==> flow/design.v <==
`timescale 1ns/10ps
module  SOBEL(clk,reset,busy,ready,iaddr,idata,cdata_rd,cdata_wr,caddr_rd,caddr_wr,cwr,crd,csel	);
	input clk,reset;
	input ready;
	input [7:0] idata;
	input [7:0] cdata_rd;
	output reg busy;
	output reg [16:0] iaddr;
	output reg [7:0] cdata_wr;
	output [15:0] caddr_rd;
	output reg [15:0] caddr_wr;
	output reg cwr;
	output crd;
	output reg [1:0] csel;
	assign caddr_rd = 16'd0;
	assign crd = 1'b0;
	localparam IDLE = 2'd0, READ = 2'd1, WRITE = 2'd2, DONE = 2'd3;
	reg [1:0] state;
	reg [3:0] count;
	reg [16:0] count_iaddr;    
	reg [16:0] w_count;        
	reg [71:0] pixel_value;    
	reg [7:0] sobel_x;
	wire [71:0] win = {idata, pixel_value[63:0]};
	wire [7:0] p0 = win[7:0],   p1 = win[15:8],  p2 = win[23:16];
	wire [7:0] p3 = win[31:24], p5 = win[47:40];
	wire [7:0] p6 = win[55:48], p7 = win[63:56], p8 = win[71:64];
	wire signed [11:0] gx = $signed({4'b0, p0}) + $signed({3'b0, p3, 1'b0}) + $signed({4'b0, p6})
	                      - $signed({3'b0, p5, 1'b0}) - $signed({4'b0, p2}) - $signed({4'b0, p8});
	wire signed [11:0] gy_r = $signed({4'b0, pixel_value[7:0]}) + $signed({3'b0, pixel_value[15:8], 1'b0}) + $signed({4'b0, pixel_value[23:16]})
	                        - $signed({3'b0, pixel_value[63:56], 1'b0}) - $signed({4'b0, pixel_value[55:48]}) - $signed({4'b0, pixel_value[71:64]});
	function [7:0] clamp(input signed [11:0] v);
		if (v > 255) clamp = 8'd255;
		else if (v < 0) clamp = 8'd0;
		else clamp = v[7:0];
	endfunction
	wire [8:0] temp_combine = sobel_x + cdata_wr + 9'd1;
	always @(posedge clk)
	begin
		if (reset) begin
			state <= IDLE;
			busy <= 1'b0;
			cwr <= 1'b0;
			csel <= 2'b00;
			count <= 4'd0;
			iaddr <= 17'd0;
			count_iaddr <= 17'd0;
			w_count <= 17'd0;
			caddr_wr <= 16'd0;
			cdata_wr <= 8'd0;
		end
		else begin
			case (state)
			IDLE: begin
				if (ready) begin
					busy <= 1'b1;
					state <= READ;
					count <= 4'd0;
					count_iaddr <= 17'd0;
					iaddr <= 17'd0;
					w_count <= 17'd0;
				end
			end
			READ: begin
				pixel_value[count*8 +: 8] <= idata;
				if (count == 4'd8) begin
					cwr <= 1'b1;
					csel <= 2'b01;
					cdata_wr <= clamp(gx);
					sobel_x <= clamp(gx);
					caddr_wr <= w_count[15:0];
					state <= WRITE;
				end
				else begin
					if (count == 4'd2 || count == 4'd5)
						iaddr <= iaddr + 17'd256;
					else
						iaddr <= iaddr + 17'd1;
					count <= count + 4'd1;
				end
			end
			WRITE: begin
				if (csel == 2'b01) begin
					csel <= 2'b10;
					cdata_wr <= clamp(gy_r);
				end
				else if (csel == 2'b10) begin
					csel <= 2'b11;
					cdata_wr <= temp_combine[8:1];
				end
				else begin
					cwr <= 1'b0;
					csel <= 2'b00;
					count <= 4'd0;
					w_count <= w_count + 17'd1;
					if (w_count == 17'd65535) begin
						busy <= 1'b0;
						state <= DONE;
					end
					else begin
						state <= READ;
						if (count_iaddr % 258 == 255) begin
							count_iaddr <= count_iaddr + 17'd3;
							iaddr <= count_iaddr + 17'd3;
						end
						else begin
							count_iaddr <= count_iaddr + 17'd1;
							iaddr <= count_iaddr + 17'd1;
						end
					end
				end
			end
			default: ;
			endcase
		end
	end
endmodule
---- From RTL to reports: SOBEL ----
The steps from the RTL of SOBEL to its reports follow in flow order.
Lines are those of the file above, counted from 1.
Cell names lack the library's common part.
A cell with - has no value.
set-up
  top ..................................... SOBEL
  clock input ............................. clk
  library ................................. sky130hd
  corner .................................. tt_025C_1v80

---- Word-level counts ----
Counts by Yosys on the flattened word-level netlist (proc, flatten, opt, wreduce; memories kept). Register bits leave out memories and registers merged into their read ports (data or address). Print and check cells are left out. Cells with the same type and inputs are merged into one.
cells by class
  reductions and logical operators ........ 17
  $add $sub $neg .......................... 19
  multiplexer cells ....................... 44
  magnitude comparators ................... 4
  equal/unequal tests ..................... 17
  div/mod/pow operators ................... 1
  shift-type cells ........................ 2
  bitwise logic cells ..................... 4
operators with widths
  operator                                                                   number
  17-bit by 9-bit modulo with 32-bit output with constant B                  1
  17-bit two-way mux                                                         9
  72-bit bitwise AND                                                         1
  72-bit OR                                                                  1
  72-bit inverter                                                            1
  8-bit by 33-bit variable shift with 72-bit output                          1
  8-bit by 33-bit variable shift with 72-bit output with constant A          1
  17-bit parallel mux with 2-bit select                                      2
  8-bit two-way mux                                                          7
  17-bit by 1-bit adder with 17-bit output with constant B                   3
  17-bit parallel mux with 3-bit select                                      1
  12-bit by 9-bit subtractor with 12-bit output                              4
  7-bit negation with 33-bit output                                          1
  32-bit by 8-bit == test with 1-bit output with constant B                  1
  11-bit by 9-bit subtractor with 12-bit output                              2
  12-bit by 1-bit less-than comparator with 1-bit output with constant B     2
  12-bit by 9-bit greater-than comparator with 1-bit output with constant B  2
  10-bit by 8-bit adder with 11-bit output                                   2
  5-bit AND reduction                                                        4
  8-bit by 9-bit adder with 10-bit output                                    2
  17-bit by 16-bit == test with 1-bit output with constant B                 1
  17-bit by 2-bit adder with 17-bit output with constant B                   1
  17-bit by 9-bit adder with 17-bit output with constant B                   1
  8-bit parallel mux with 2-bit select                                       1
  4-bit two-way mux                                                          4
  2-bit two-way mux                                                          8
  2-bit inequality test with constant B                                      7
  4-bit parallel mux with 3-bit select                                       1
Other operator kinds: 22; their cells: 36.
storage and ports
  flip-flop bits (word level) ............. 165
  elaborated cells ........................ 120
  output and inout bits ................... 62

---- Depth ----
Longest topological path by Yosys (ltp), each cell counted once; first at word level (registers and memories cut), then after technology mapping (sequential cells cut; the memories' decode and read muxes count).
depth
  depth in word-level cells ............... 10
  ABC_AREA ................................ 0
  gate-level depth with buffers ........... 42
  gate-level depth less buffers ........... 37

---- Mapped cells and area ----
The flow's flattened synthesis, as Yosys stat reports it; memories are mapped. The netlist is that of the ABC_AREA named above (0 if unset); the other value can give another one.
synthesis totals
  flip-flops .............................. 158
  buffer cells ............................ 78
  cell count .............................. 1416
  cell area after synthesis ............... 12320.6 µm²
cells by type
  cell type  number
  edfxtp_1   72
  dfxtp_1    86
  fa_1       64
  nor2_1     153
  ha_1       45
  nand2_1    147
  a21oi_1    92
  inv_1      111
  o21ai_0    67
  xnor2_1    38
  a22o_1     28
  xor2_1     22
  nor3_1     38
  clkbuf_1   44
  nand3_1    32
  o211ai_1   19
  buf_4      18
  mux2i_1    12
Not listed: further types 83, cells in them 328.

---- Path before layout ----
OpenSTA on the mapped netlist: ideal clock, no wires. The path of least setup slack (recovery checks aside). Input and output delay are each 20% of the period. Register names are those of the netlist, which keeps one name where synthesis merged equal registers.
timing after synthesis
  kind .................................... register to register
  start ................................... register count_iaddr[9]
  end ..................................... register iaddr[14]
  setup time .............................. 0.071 ns
  slack ................................... 0.907 ns
  stages .................................. 37
  path buffers ............................ 1
  arrival time ............................ 8.623 ns
  time at the first pin ................... 0.000 ns
  clock period ............................ 9.6 ns
  delay of the path ....................... 8.694 ns
  synthesis period reached ................ 8.693 ns
"delay of the path" is the arrival time less input delay plus setup time.
"stages" counts driving pins, that of a launching flip-flop among them; a cell with two outputs on the path counts twice.
"synthesis period reached" is the clock period less the worst setup slack; recovery checks do not enter. This is arithmetic on one report: input and output delays are still those of the set period (20% each).
Between the ends stands the longest chain of elaborated cells between them, by number of cells; it is not shown to be the way that was timed. Of several equally long chains one is given.
A line is the first line of the expression or statement that the cell stems from. Yosys adds cells for indexed reads and writes and turns some case tables into memories.
At most two assigning lines are given for a register; there are more.
on the way, after synthesis
  cell sequence ........................... dfxtp_1 > or4b_1 > buf_2 > or4_4 > nand2_1 > or3_4 > o31ai_2 > a211o_1 > nor4_2 > o311ai_2 > nor3_1 > o2111ai_1 > a2111oi_2 > o21a_1 > mux2i_1 > nand3_1 > a21oi_2 > o2111a_1 > nand4_4 > and3_4 > nor2_1 > ha_1 > inv_1 > nand2_1 > mux2i_1 > a311oi_1 > o2111a_1 > nand4_1 > o21bai_1 > a2111o_1 > fa_1 > nor2_1 > nand3_1 > or3_1 > a21oi_1 > o21ai_0 > a21oi_1
  length of the longest elaborated chain .. 7
  elaborated cells on any way between the ends .. 9
  classes of those cells .................. add/sub (2); div (1); eq/ne (1); mux (5)
ends and longest elaborated chain, after synthesis
  element                                    line  text
  start: declaration                         20    reg [16:0] count_iaddr;
  start: assignment                          103   count_iaddr <= count_iaddr + 17'd3;
  start: assignment                          107   count_iaddr <= count_iaddr + 17'd1;
  17-bit by 9-bit modulo with 32-bit output  102   if (count_iaddr % 258 == 255) begin
  32-bit by 8-bit == test with 1-bit output  102
  17-bit two-way mux                         102
  17-bit two-way mux                         96    if (w_count == 17'd65535) begin
  17-bit two-way mux                         87    else if (csel == 2'b10) begin
  17-bit two-way mux                         83    if (csel == 2'b01) begin
  17-bit parallel mux with 3-bit select      53    case (state)
  end: assignment                            76    iaddr <= iaddr + 17'd256;
  end: assignment                            78    iaddr <= iaddr + 17'd1;
  end: declaration                           8     output reg [16:0] iaddr;

---- Timing after layout ----
From the final timing report of run 1: the path of least setup slack in the routed layout; clock arrival at registers is part of the times.
timing after layout
  kind .................................... register to register
  start ................................... register count_iaddr[13]
  end ..................................... register iaddr[10]
  setup time .............................. 0.13 ns
  path buffers ............................ 3
  arrival time ............................ 9.38 ns
  slack ................................... 0.55 ns
  time at the first pin ................... 0.45 ns
  clock period ............................ 9.6 ns
  stages .................................. 39
Between the ends stands the longest chain of elaborated cells between them, by number of cells; it is not shown to be the way that was timed. Of several equally long chains one is given.
At most two assigning lines are given for a register; there are more.
on the way, after layout
  cell sequence ........................... dfxtp_1 > or4_4 > nor4_4 > buf_4 > or2_2 > o21ai_1 > a2111oi_4 > a211oi_4 > a2111oi_4 > o2111ai_4 > o21ai_2 > a21oi_1 > nor2b_4 > or4_4 > a221o_1 > or3_4 > nor4_4 > or3_4 > [... 3 more ...] > ha_1 > inv_1 > nand2_1 > mux2i_1 > a311oi_1 > o2111a_1 > nand4_1 > o21bai_1 > a2111o_1 > fa_1 > nor2_1 > buf_4 > buf_4 > nand4_1 > xnor2_2 > o32ai_1 > a22oi_1 > nor2_1
  length of the longest elaborated chain .. 7
  elaborated cells on any way between the ends .. 7
  RTL lines with such cells ............... 5
  classes of those cells .................. div (1); eq/ne (1); mux (5)
ends and longest elaborated chain, after layout
  element                                    line  text
  start: declaration                         20    reg [16:0] count_iaddr;
  start: assignment                          103   count_iaddr <= count_iaddr + 17'd3;
  start: assignment                          107   count_iaddr <= count_iaddr + 17'd1;
  17-bit by 9-bit modulo with 32-bit output  102   if (count_iaddr % 258 == 255) begin
  32-bit by 8-bit == test with 1-bit output  102
  17-bit two-way mux                         102
  17-bit two-way mux                         96    if (w_count == 17'd65535) begin
  17-bit two-way mux                         87    else if (csel == 2'b10) begin
  17-bit two-way mux                         83    if (csel == 2'b01) begin
  17-bit parallel mux with 3-bit select      53    case (state)
  end: assignment                            76    iaddr <= iaddr + 17'd256;
  end: assignment                            78    iaddr <= iaddr + 17'd1;
  end: declaration                           8     output reg [16:0] iaddr;

Data sheet: physical implementation of SOBEL

Below are 3 stored runs of the flow (Yosys, OpenROAD; platform sky130hd) on SOBEL, each with its settings and what was measured, unordered. Constraints: input delay and output delay 20% of the set period each, output load 0.01 pF.
"achieved clock period (ns)" = clock period - worst setup slack. The figure is calculated, with input and output delays left at 20% of the set period.
By "worst setup path time (ns)" is meant the share of the clock period that the worst setup path is allowed (20% is reserved at inputs, 20% at outputs), minus its slack. Clock arrival times at its registers enter into it.
By "finish__power__total" is meant OpenSTA's value without simulated activity: inputs other than the clock are taken to toggle once in ten clock periods, and the tool carries that through the logic.

Flow files of run 1
==> flow/run.sh <==
#!/bin/bash
# the make line also repeats the synthesis and layout settings of config.mk as NAME=value (left out here)
make -C /OpenROAD-flow-scripts/flow DESIGN_CONFIG=/design/flow/config.mk WORK_HOME=/design/flow/orfs CLKGATE_MAP_FILE= finish
==> flow/config.mk <==
export PLATFORM = sky130hd
export DESIGN_NAME = SOBEL
export DESIGN_NICKNAME = SOBEL
export VERILOG_FILES = /design/flow/design.v
export SDC_FILE = /design/flow/constraint.sdc
export NUM_CORES = 4
export LEC_CHECK = 0
export CAP_MARGIN = 20
export CORE_MARGIN = 2
export CORE_UTILIZATION = 26
export SLEW_MARGIN = 25
==> flow/constraint.sdc <==
create_clock -name core_clock -period 9.6 [get_ports {clk}]
set_input_delay 1.9200 -clock core_clock [delete_from_list [all_inputs] [get_ports {clk}]]
set_output_delay 1.9200 -clock core_clock [all_outputs]
set_load 0.01 [all_outputs]

report of run 1
yosys chip area after synthesis (um^2): 12320.6
finish__design__die__area: 49144.2
finish__design__instance__area__stdcell: 14674.1
finish__timing__setup__ws: 0.547
finish__timing__setup__tns: 0.000
finish__power__total: 1.877e-03
achieved clock period (ns): 9.053
worst setup path time (ns): 9.05
worst setup path kind: register to register

Flow files of run 2
==> flow/run.sh <==
#!/bin/bash
# the make line also repeats the synthesis and layout settings of config.mk as NAME=value (left out here)
make -C /OpenROAD-flow-scripts/flow DESIGN_CONFIG=/design/flow/config.mk WORK_HOME=/design/flow/orfs CLKGATE_MAP_FILE= finish
==> flow/config.mk <==
export PLATFORM = sky130hd
export DESIGN_NAME = SOBEL
export DESIGN_NICKNAME = SOBEL
export VERILOG_FILES = /design/flow/design.v
export SDC_FILE = /design/flow/constraint.sdc
export NUM_CORES = 4
export LEC_CHECK = 0
export ABC_AREA = 0
export CAP_MARGIN = 0
export CORE_ASPECT_RATIO = 0.68
export CORE_MARGIN = 2
export CORE_UTILIZATION = 47
export CTS_CLUSTER_SIZE = 46
export GPL_ROUTABILITY_DRIVEN = 1
export SETUP_SLACK_MARGIN = 0.47
export SLEW_MARGIN = 20
==> flow/constraint.sdc <==
create_clock -name core_clock -period 11.1 [get_ports {clk}]
set_input_delay 2.2200 -clock core_clock [delete_from_list [all_inputs] [get_ports {clk}]]
set_output_delay 2.2200 -clock core_clock [all_outputs]
set_load 0.01 [all_outputs]

report of run 2
yosys chip area after synthesis (um^2): 12320.6
finish__design__die__area: 27548.8
finish__design__instance__area__stdcell: 13892.1
finish__timing__setup__ws: 1.056
finish__timing__setup__tns: 0.000
finish__power__total: 1.628e-03
achieved clock period (ns): 10.044
worst setup path time (ns): 10.04
worst setup path kind: register to register

Flow files of run 3
==> flow/run.sh <==
#!/bin/bash
# the make line also repeats the synthesis and layout settings of config.mk as NAME=value (left out here)
make -C /OpenROAD-flow-scripts/flow DESIGN_CONFIG=/design/flow/config.mk WORK_HOME=/design/flow/orfs CLKGATE_MAP_FILE= finish
==> flow/config.mk <==
export PLATFORM = sky130hd
export DESIGN_NAME = SOBEL
export DESIGN_NICKNAME = SOBEL
export VERILOG_FILES = /design/flow/design.v
export SDC_FILE = /design/flow/constraint.sdc
export NUM_CORES = 4
export LEC_CHECK = 0
export CAP_MARGIN = 20
export CORE_MARGIN = 2
export CORE_UTILIZATION = 40
export SLEW_MARGIN = 20
==> flow/constraint.sdc <==
create_clock -name core_clock -period 9.6 [get_ports {clk}]
set_input_delay 1.9200 -clock core_clock [delete_from_list [all_inputs] [get_ports {clk}]]
set_output_delay 1.9200 -clock core_clock [all_outputs]
set_load 0.01 [all_outputs]

report of run 3
yosys chip area after synthesis (um^2): 12320.6
finish__design__die__area: 32222.0
finish__design__instance__area__stdcell: 14352.5
finish__timing__setup__ws: 0.447
finish__timing__setup__tns: 0.000
finish__power__total: 1.866e-03
achieved clock period (ns): 9.153
worst setup path time (ns): 9.15
worst setup path kind: register to register
